==> flow/design.v <==
`default_nettype none
module cordic
( input  var [15:0] i_qph  
, output var [15:0] o_sin  
);
logic [15:0] i_x;
logic [15:0] i_y;
always_comb i_x = i_qph[15] ? 16'h0000 : 16'hDBD9;
always_comb i_y = i_qph[15] ? 16'hDBD9 : 16'h0000;
logic [22:0] cordic_angle [0:18];
always_comb cordic_angle[ 0] = 23'h25C80A;  
always_comb cordic_angle[ 1] = 23'h13F670;  
always_comb cordic_angle[ 2] = 23'h0A2223;  
always_comb cordic_angle[ 3] = 23'h05161A;  
always_comb cordic_angle[ 4] = 23'h028BAF;  
always_comb cordic_angle[ 5] = 23'h0145EC;  
always_comb cordic_angle[ 6] = 23'h00A2F8;  
always_comb cordic_angle[ 7] = 23'h00517C;  
always_comb cordic_angle[ 8] = 23'h0028BE;  
always_comb cordic_angle[ 9] = 23'h00145F;  
always_comb cordic_angle[10] = 23'h000A2F;  
always_comb cordic_angle[11] = 23'h000517;  
always_comb cordic_angle[12] = 23'h00028B;  
always_comb cordic_angle[13] = 23'h000145;  
always_comb cordic_angle[14] = 23'h0000A2;  
always_comb cordic_angle[15] = 23'h000051;  
always_comb cordic_angle[16] = 23'h000028;  
always_comb cordic_angle[17] = 23'h000014;  
always_comb cordic_angle[18] = 23'h00000A;  
/*verilator lint_off UNOPTFLAT*/
logic [18:0] x [0:19];
logic [18:0] y [0:19];
logic [22:0] p [0:19];
/*verilator lint_on UNOPTFLAT*/
always_comb x[0] = {1'b0, i_x, {2{1'b0}}};
always_comb y[0] = {1'b0, i_y, {2{1'b0}}};
always_comb p[0] = {i_qph, {7{1'b0}}};
/*verilator lint_off ALWCOMBORDER*/
for (genvar i = 0; i < 19; i = i + 1) begin: l_cordic_steps
  always_comb
    if (p[i][22]) begin
      x[i+1] = x[i] + (y[i] >>> (i+1));
      y[i+1] = y[i] - (x[i] >>> (i+1));
      p[i+1] = p[i] + cordic_angle[i];
    end else begin
      x[i+1] = x[i] - (y[i] >>> (i+1));
      y[i+1] = y[i] + (x[i] >>> (i+1));
      p[i+1] = p[i] - cordic_angle[i];
    end
end
/*verilator lint_on ALWCOMBORDER*/
always_comb
  if (i_qph > 16'd65508)   o_sin = 16'hFFFE;
  else if (i_qph < 16'd32) o_sin = i_qph + (i_qph >> 1);
  else                     o_sin = y[19][17:2];
endmodule
`default_nettype none
module saw2sin
( input  var        i_clk
, input  var [15:0] i_saw
, output var [15:0] o_sin
);
logic invert;
always_comb invert = i_saw[15];
logic reverse;
always_comb reverse = i_saw[14];
logic [15:0] qsaw;
always_comb qsaw = reverse
  ? {~i_saw[13:0], 2'b11}  
  : {i_saw[13:0], 2'b01};  
logic [15:0] qsin;
cordic cordic
( .i_qph (qsaw)
, .o_sin (qsin)
);
logic [16:0] sin;
always_ff @(posedge i_clk) sin <= reverse
  ? (invert ? ~{1'b1, qsin[15:0]}           
            : {1'b1, qsin[15:0]} + 17'd1)   
  : (invert ? ~{1'b1, qsin[15:0]} + 17'd2   
            : {1'b1, qsin[15:0]} + 17'd0);  
always_comb o_sin = sin[16:1];
endmodule
### From RTL to reports: saw2sin

Each step is given for the RTL above and for the edited RTL.
"unedited" refers to lines of the RTL above, "edited" to lines of the edited file.
"difference": "edited" minus "unedited" as printed here. "rel. change": 100 x difference / "unedited".
Operators: Yosys type, input widths -> output width; for muxes data width and select width s.
Cell names lack the library's common part.
A cell with -- has no value.

* top: saw2sin
* clock: i_clk
* cell library: sky130hd
* corner: tt_025C_1v80

### Edit of the RTL

The edit as a unified diff against the file above.
A script made this edit. It changes what the design does and was not meant as an optimisation.

```diff
@@ -78,6 +78,5 @@
   ? (invert ? ~{1'b1, qsin[15:0]}           
             : {1'b1, qsin[15:0]} + 17'd1)   
-  : (invert ? ~{1'b1, qsin[15:0]} + 17'd2   
-            : {1'b1, qsin[15:0]} + 17'd0);  
+  : ({1'b1, qsin[15:0]} + 17'd0);  
 always_comb o_sin = sin[16:1];
 endmodule
```

### Word-level counts

Counts by Yosys on the flattened word-level netlist (proc, flatten, opt, wreduce). Print and check cells are left out. Cells with the same type and inputs are merged into one.

Bit counts
* flip-flop bits (word level): unedited 17, edited 17, difference 0, rel. change 0.00%
* input bits: unedited 17, edited 17, difference 0, rel. change 0.00%
* output and inout bits: unedited 16, edited 16, difference 0, rel. change 0.00%

Operators by class
* $add $sub $neg: unedited 107, edited 106, difference -1, rel. change -0.93%
* order comparisons: unedited 2, edited 2, difference 0, rel. change 0.00%
* multiplexer cells: unedited 60, edited 59, difference -1, rel. change -1.67%
* bitwise logic cells: unedited 2, edited 2, difference 0, rel. change 0.00%

Operators by type and width
* $mux 17: unedited 3, edited 1, difference -2, rel. change -66.67%
* $mux 16: unedited 5, edited 6, difference +1, rel. change +20.00%
* $add 17x2->17 const B: unedited 1, edited 0, difference -1, rel. change -100.00%

Unchanged operator kinds not shown: 81.

### Logic depth

Yosys ltp: most cells in a row. Word level: on the elaborated netlist, between registers, memories and ports. Mapped: between sequential cells and ports; inverters and the memories' decode and read muxes count.

Depth
* word-level depth: unedited 45, edited 44, difference -1, rel. change -2.22%
* ABC_AREA: unedited 0, edited 0
* mapped depth: unedited 347, edited 342, difference -5, rel. change -1.44%
* mapped depth without buffers: unedited 320, edited 320, difference 0, rel. change 0.00%

### After synthesis

The flow's flattened synthesis, as Yosys stat reports it; memories are mapped. The netlist is that of the ABC_AREA named above (0 if unset); the other value can give another one.

Mapped netlist
* cells in the netlist: unedited 6061, edited 5728, difference -333, rel. change -5.49%
* cell area after synthesis (mm^2): unedited 0.0441361, edited 0.0424344, difference -0.0017017, rel. change -3.86%
* mapped flip-flops: unedited 16, edited 16, difference 0, rel. change 0.00%
* buffers: unedited 104, edited 78, difference -26, rel. change -25.00%

Cells by type
* nor2_1: unedited 473, edited 398, difference -75, rel. change -15.86%
* o21ai_0: unedited 346, edited 288, difference -58, rel. change -16.76%
* inv_1: unedited 577, edited 532, difference -45, rel. change -7.80%
* xor2_1: unedited 287, edited 326, difference +39, rel. change +13.59%
* xnor2_1: unedited 624, edited 590, difference -34, rel. change -5.45%
* a31oi_1: unedited 69, edited 42, difference -27, rel. change -39.13%
* nand3_1: unedited 76, edited 56, difference -20, rel. change -26.32%
* nand2_1: unedited 291, edited 272, difference -19, rel. change -6.53%
* clkbuf_1: unedited 59, edited 45, difference -14, rel. change -23.73%
* nand4_1: unedited 33, edited 20, difference -13, rel. change -39.39%
* o21bai_1: unedited 281, edited 293, difference +12, rel. change +4.27%
* nor3_1: unedited 112, edited 100, difference -12, rel. change -10.71%
* o211ai_1: unedited 24, edited 13, difference -11, rel. change -45.83%
* a21o_1: unedited 262, edited 272, difference +10, rel. change +3.82%
* o211a_1: unedited 11, edited 1, difference -10, rel. change -90.91%
* nor4_1: unedited 24, edited 15, difference -9, rel. change -37.50%
* and3_1: unedited 22, edited 31, difference +9, rel. change +40.91%
* nand2b_1: unedited 110, edited 102, difference -8, rel. change -7.27%

Unchanged cell types not shown: 22.
The list need not be complete.
The figures by module come from a second, unflattened synthesis with its own total; it is not the netlist above.

Second synthesis, totals
* cells (unflattened synthesis): unedited 5877, edited 5916, difference +39, rel. change +0.66%
* area (unflattened synthesis) (mm^2): unedited 0.0430138, edited 0.043568, difference +0.0005542, rel. change +1.29%

Rows give one instance, submodules left out.

Modules, unedited
* cordic: times used 1, cells 5755, area 0.0419165 mm^2
* saw2sin: times used 1, cells 122, area 0.0010973 mm^2

Modules, edited
* cordic: times used 1, cells 5825, area 0.042726 mm^2
* saw2sin: times used 1, cells 91, area 0.0008421 mm^2

### Worst setup path after synthesis

Source: OpenSTA report_checks on the synthesized netlist (no wires, ideal clock, input and output delay 20% of the period each), path of least setup slack; recovery checks are left aside. Register names are those of the netlist, which keeps one name where synthesis merged equal registers.

Path post-synthesis
* path type: unedited in2reg, edited in2reg
* from: unedited in i_saw[13], edited in i_saw[13]
* to: unedited reg sin[16], edited reg sin[15]
* clock period (ns): unedited 70.0, edited 70.0, difference 0.0, rel. change 0.00%
* setup time (ns): unedited 0.059, edited 0.122, difference +0.063
* arrival (ns): unedited 73.189, edited 75.394, difference +2.205, rel. change +3.01%
* path slack (ns): unedited -3.248, edited -5.516, difference -2.268
* path delay (ns): unedited 59.248, edited 61.516, difference +2.268, rel. change +3.83%
* driving pins on the path: unedited 336, edited 330, difference -6, rel. change -1.79%
* buffers on the path: unedited 31, edited 24, difference -7, rel. change -22.58%
* synthesis period reached (ns): unedited 73.248, edited 75.516, difference +2.268, rel. change +3.10%

"path delay" = arrival - input delay + setup time.
"driving pins on the path" counts driving pins, that of a launching flip-flop among them; a cell with two outputs on the path counts twice.
"synthesis period reached" is the clock period less the worst setup slack; recovery checks do not enter. This is arithmetic on one report: input and output delays are still those of the set period (20% each).
The rows between start and end are the longest chain of elaborated cells between them; the timing report does not say that the signal goes this way. Where chains are equally long, one stands for them.
Each line given opens the expression or statement behind the cell; cells for indexed reads and writes are added by Yosys, which also makes memories of some case tables.

On the way, post-synthesis, unedited:
* path through: buf_4 -> xnor2_2 -> buf_4 -> clkbuf_1 -> inv_1 -> ha_1 -> buf_1 -> nand3_1 -> nor4_1 -> mux2i_1 -> and2_1 -> nand2_2 -> clkinv_2 -> ha_1 -> nand4_1 -> or3_4 -> a2bb2oi_4 -> nand2_4 -> (+300 left out) -> a21oi_1 -> nor2b_1 -> o21ai_0 -> ha_1 -> clkbuf_1 -> a21oi_1 -> nor2b_1 -> a2111oi_0 -> nor2_1 -> nor2_1 -> nor2b_1 -> a31oi_1 -> inv_1 -> or4_1 -> a311oi_2 -> and3b_1 -> a41oi_1 -> and2_1
* cells in the longest elaborated chain: 45
* elaborated cells between the ends (all ways): 171
* classes of those cells: add/sub (107); compare (2); mux (60); logic (2)

RTL lines, path post-synthesis, unedited
* start: declaration: line 60 `, input  var [15:0] i_saw`
* $not 14->14: line 69 `? {~i_saw[13:0], 2'b11}`
* $mux 16: line 68 `always_comb qsaw = reverse`
* $mux 16: line 8 `always_comb i_x = i_qph[15] ? 16'h0000 : 16'hDBD9;`
* $sub 18x17->19: line 46 `x[i+1] = x[i] - (y[i] >>> (i+1));`
* $mux 19: line 41 `if (p[i][22]) begin`
* $add 19x17->19: line 47 `y[i+1] = y[i] + (x[i] >>> (i+1));`
* $mux 19: line 41
* (+31 left out)
* $mux 18: line 41
* $mux 16: line 54 `else if (i_qph < 16'd32) o_sin = i_qph + (i_qph >> 1);`
* $mux 16: line 53 `if (i_qph > 16'd65508)   o_sin = 16'hFFFE;`
* $not 17->17: line 80 `: (invert ? ~{1'b1, qsin[15:0]} + 17'd2`
* $add 17x2->17: line 80
* $mux 17: line 80
* $mux 17: line 77 `always_ff @(posedge i_clk) sin <= reverse`
* end: assignment: line 77
* end: declaration: line 76 `logic [16:0] sin;`

On the way, post-synthesis, edited:
* path through: xor2_1 -> buf_2 -> buf_1 -> ha_1 -> nor2b_1 -> o221a_1 -> o31ai_2 -> o211ai_2 -> inv_2 -> buf_2 -> ha_1 -> nand2_1 -> o21ai_1 -> o21ai_0 -> o21a_1 -> buf_4 -> nor2_1 -> ha_1 -> (+294 left out) -> a21oi_1 -> nor2b_1 -> o21ai_0 -> ha_1 -> clkbuf_1 -> a21o_1 -> a21o_1 -> a221o_1 -> nand3_1 -> nand2_1 -> or3_1 -> o311a_1 -> xnor2_1 -> a22oi_1 -> and3_1 -> and4_1 -> a32oi_1 -> xnor2_1
* cells in the longest elaborated chain: 44
* elaborated cells between the ends (all ways): 169
* classes of those cells: add/sub (106); compare (2); mux (59); logic (2)

RTL lines, path post-synthesis, edited
* start: declaration: line 60 `, input  var [15:0] i_saw`
* $not 14->14: line 69 `? {~i_saw[13:0], 2'b11}`
* $mux 16: line 68 `always_comb qsaw = reverse`
* $mux 16: line 8 `always_comb i_x = i_qph[15] ? 16'h0000 : 16'hDBD9;`
* $sub 18x17->19: line 46 `x[i+1] = x[i] - (y[i] >>> (i+1));`
* $mux 19: line 41 `if (p[i][22]) begin`
* $add 19x17->19: line 47 `y[i+1] = y[i] + (x[i] >>> (i+1));`
* $mux 19: line 41
* (+30 left out)
* $add 18x1->18: line 47
* $mux 18: line 41
* $mux 16: line 54 `else if (i_qph < 16'd32) o_sin = i_qph + (i_qph >> 1);`
* $mux 16: line 53 `if (i_qph > 16'd65508)   o_sin = 16'hFFFE;`
* $add 17x1->17: line 79 `: {1'b1, qsin[15:0]} + 17'd1)`
* $mux 17: line 78 `? (invert ? ~{1'b1, qsin[15:0]}`
* $mux 16: line 77 `always_ff @(posedge i_clk) sin <= reverse`
* end: assignment: line 77
* end: declaration: line 76 `logic [16:0] sin;`

### Worst path after layout

Path of least setup slack in the final report of the runs of set A (OpenROAD, finished layout, wires in). Where an end is a register, its clock arrival counts in the times.

Path post-layout
* path type: unedited in2reg, edited in2reg
* from: unedited in i_saw[6], edited in i_saw[2]
* to: unedited reg sin[15], edited reg sin[16]
* clock period (ns): unedited 70.0, edited 70.0, difference 0.0, rel. change 0.00%
* setup time (ns): unedited 0.07, edited 0.13, difference +0.06
* arrival (ns): unedited 66.77, edited 66.44, difference -0.33, rel. change -0.49%
* path slack (ns): unedited 3.40, edited 3.67, difference +0.27
* driving pins on the path: unedited 293, edited 260, difference -33, rel. change -11.26%
* buffers on the path: unedited 6, edited 6, difference 0, rel. change 0.00%

The rows between start and end are the longest chain of elaborated cells between them; the timing report does not say that the signal goes this way. Where chains are equally long, one stands for them.

On the way, post-layout, unedited:
* path through: clkdlybuf4s50_1 -> xor2_2 -> ha_2 -> a211o_1 -> a31oi_2 -> o22a_2 -> nand2_8 -> buf_4 -> ha_1 -> o21a_1 -> nor2_1 -> nor2_1 -> o21ai_0 -> nand2b_1 -> a21oi_2 -> o21bai_1 -> a21oi_1 -> nor2b_1 -> (+257 left out) -> xnor2_2 -> o21ai_4 -> buf_12 -> ha_1 -> or2_2 -> a21oi_2 -> nand2b_1 -> nor2_1 -> nor2_2 -> nor2b_1 -> a31oi_2 -> inv_1 -> or4_4 -> a311oi_1 -> o2111a_1 -> a41oi_1 -> a31oi_1 -> xnor2_1
* cells in the longest elaborated chain: 43
* elaborated cells between the ends (all ways): 159
* classes of those cells: add/sub (99); compare (2); mux (56); logic (2)

RTL lines, path post-layout, unedited
* start: declaration: line 60 `, input  var [15:0] i_saw`
* $not 14->14: line 69 `? {~i_saw[13:0], 2'b11}`
* $mux 16: line 68 `always_comb qsaw = reverse`
* $sub 23x22->23: line 48 `p[i+1] = p[i] - cordic_angle[i];`
* $mux 23: line 41 `if (p[i][22]) begin`
* $mux 19: line 41
* $add 19x16->19: line 47 `y[i+1] = y[i] + (x[i] >>> (i+1));`
* $mux 19: line 41
* (+29 left out)
* $mux 18: line 41
* $mux 16: line 54 `else if (i_qph < 16'd32) o_sin = i_qph + (i_qph >> 1);`
* $mux 16: line 53 `if (i_qph > 16'd65508)   o_sin = 16'hFFFE;`
* $not 17->17: line 80 `: (invert ? ~{1'b1, qsin[15:0]} + 17'd2`
* $add 17x2->17: line 80
* $mux 17: line 80
* $mux 17: line 77 `always_ff @(posedge i_clk) sin <= reverse`
* end: assignment: line 77
* end: declaration: line 76 `logic [16:0] sin;`

On the way, post-layout, edited:
* path through: clkdlybuf4s50_1 -> xnor2_1 -> inv_1 -> ha_1 -> o22ai_2 -> o21a_1 -> o211ai_1 -> a21o_1 -> a211o_1 -> a21o_1 -> a21oi_1 -> xnor2_1 -> ha_1 -> nand2_1 -> o21ai_2 -> nor2_1 -> o21a_2 -> nor2_1 -> (+224 left out) -> xnor2_2 -> o21ai_4 -> buf_4 -> ha_1 -> a21o_1 -> a21o_1 -> a221o_1 -> nand3_1 -> nand2_1 -> o31ai_4 -> buf_4 -> a21oi_2 -> a211o_1 -> a31oi_1 -> xnor2_1 -> a2bb2oi_2 -> and3_1 -> o21ai_1
* cells in the longest elaborated chain: 41
* elaborated cells between the ends (all ways): 155
* classes of those cells: add/sub (98); compare (2); mux (54); logic (1)

RTL lines, path post-layout, edited
* start: declaration: line 60 `, input  var [15:0] i_saw`
* $not 14->14: line 69 `? {~i_saw[13:0], 2'b11}`
* $mux 16: line 68 `always_comb qsaw = reverse`
* $sub 23x22->23: line 48 `p[i+1] = p[i] - cordic_angle[i];`
* $mux 23: line 41 `if (p[i][22]) begin`
* $mux 19: line 41
* $add 19x16->19: line 47 `y[i+1] = y[i] + (x[i] >>> (i+1));`
* $mux 19: line 41
* (+27 left out)
* $mux 18: line 41
* $add 18x1->18: line 47
* $mux 18: line 41
* $mux 16: line 54 `else if (i_qph < 16'd32) o_sin = i_qph + (i_qph >> 1);`
* $mux 16: line 53 `if (i_qph > 16'd65508)   o_sin = 16'hFFFE;`
* $add 17x1->17: line 79 `: {1'b1, qsin[15:0]} + 17'd1)`
* $mux 17: line 78 `? (invert ? ~{1'b1, qsin[15:0]}`
* end: assignment: line 77 `always_ff @(posedge i_clk) sin <= reverse`
* end: declaration: line 76 `logic [16:0] sin;`

### Layout results

Runs of the flow (Yosys, OpenROAD) on both versions; the two runs of a pair have the same settings. The constraints put input and output delay at 20% of the set period each and load the outputs with 0.01 pF.

Settings, set A:
* CORE_UTILIZATION: 40
* period_ns: 70.0
* CAP_MARGIN: 20
* CORE_MARGIN: 2
* SLEW_MARGIN: 20

Results, set A
* mapped cell area after synthesis (mm^2): unedited 0.0441361, edited 0.0424344, difference -0.0017017, rel. change -3.86%
* overall die area (mm^2): unedited 0.113014, edited 0.108709, difference -0.004305, rel. change -3.81%
* standard-cell area after routing (mm^2): unedited 0.0493486, edited 0.0468224, difference -0.0025262, rel. change -5.12%
* setup slack of the worst path (ns): unedited 3.403, edited 3.672, difference +0.269
* final setup TNS (ns): unedited 0.000, edited 0.000, difference 0.000
* smallest hold slack (ns): unedited 14.339, edited 14.421, difference +0.082
* achieved period (ns): unedited 66.597, edited 66.328, difference -0.269, rel. change -0.40%

Settings, set B:
* ABC_AREA: 1
* CAP_MARGIN: 5
* CORE_UTILIZATION: 42
* CTS_CLUSTER_DIAMETER: 391
* GPL_TIMING_DRIVEN: 0
* PLACE_DENSITY: 0.74
* TNS_END_PERCENT: 30
* period_ns: 85.9
* CORE_MARGIN: 2
* SLEW_MARGIN: 20

Results, set B
* mapped cell area after synthesis (mm^2): unedited 0.0444239, edited 0.0435555, difference -0.0008684, rel. change -1.95%
* overall die area (mm^2): unedited 0.108389, edited 0.106296, difference -0.002093, rel. change -1.93%
* standard-cell area after routing (mm^2): unedited 0.0465809, edited 0.0457326, difference -0.0008483, rel. change -1.82%
* setup slack of the worst path (ns): unedited 10.454, edited 8.886, difference -1.568
* final setup TNS (ns): unedited 0.000, edited 0.000, difference 0.000
* smallest hold slack (ns): unedited 17.382, edited 17.637, difference +0.255
* achieved period (ns): unedited 75.446, edited 77.014, difference +1.568, rel. change +2.08%

"achieved period" is the run's clock period less its worst setup slack. It is reckoned from that one timing run; input and output delays stay at 20% of the period that was set.
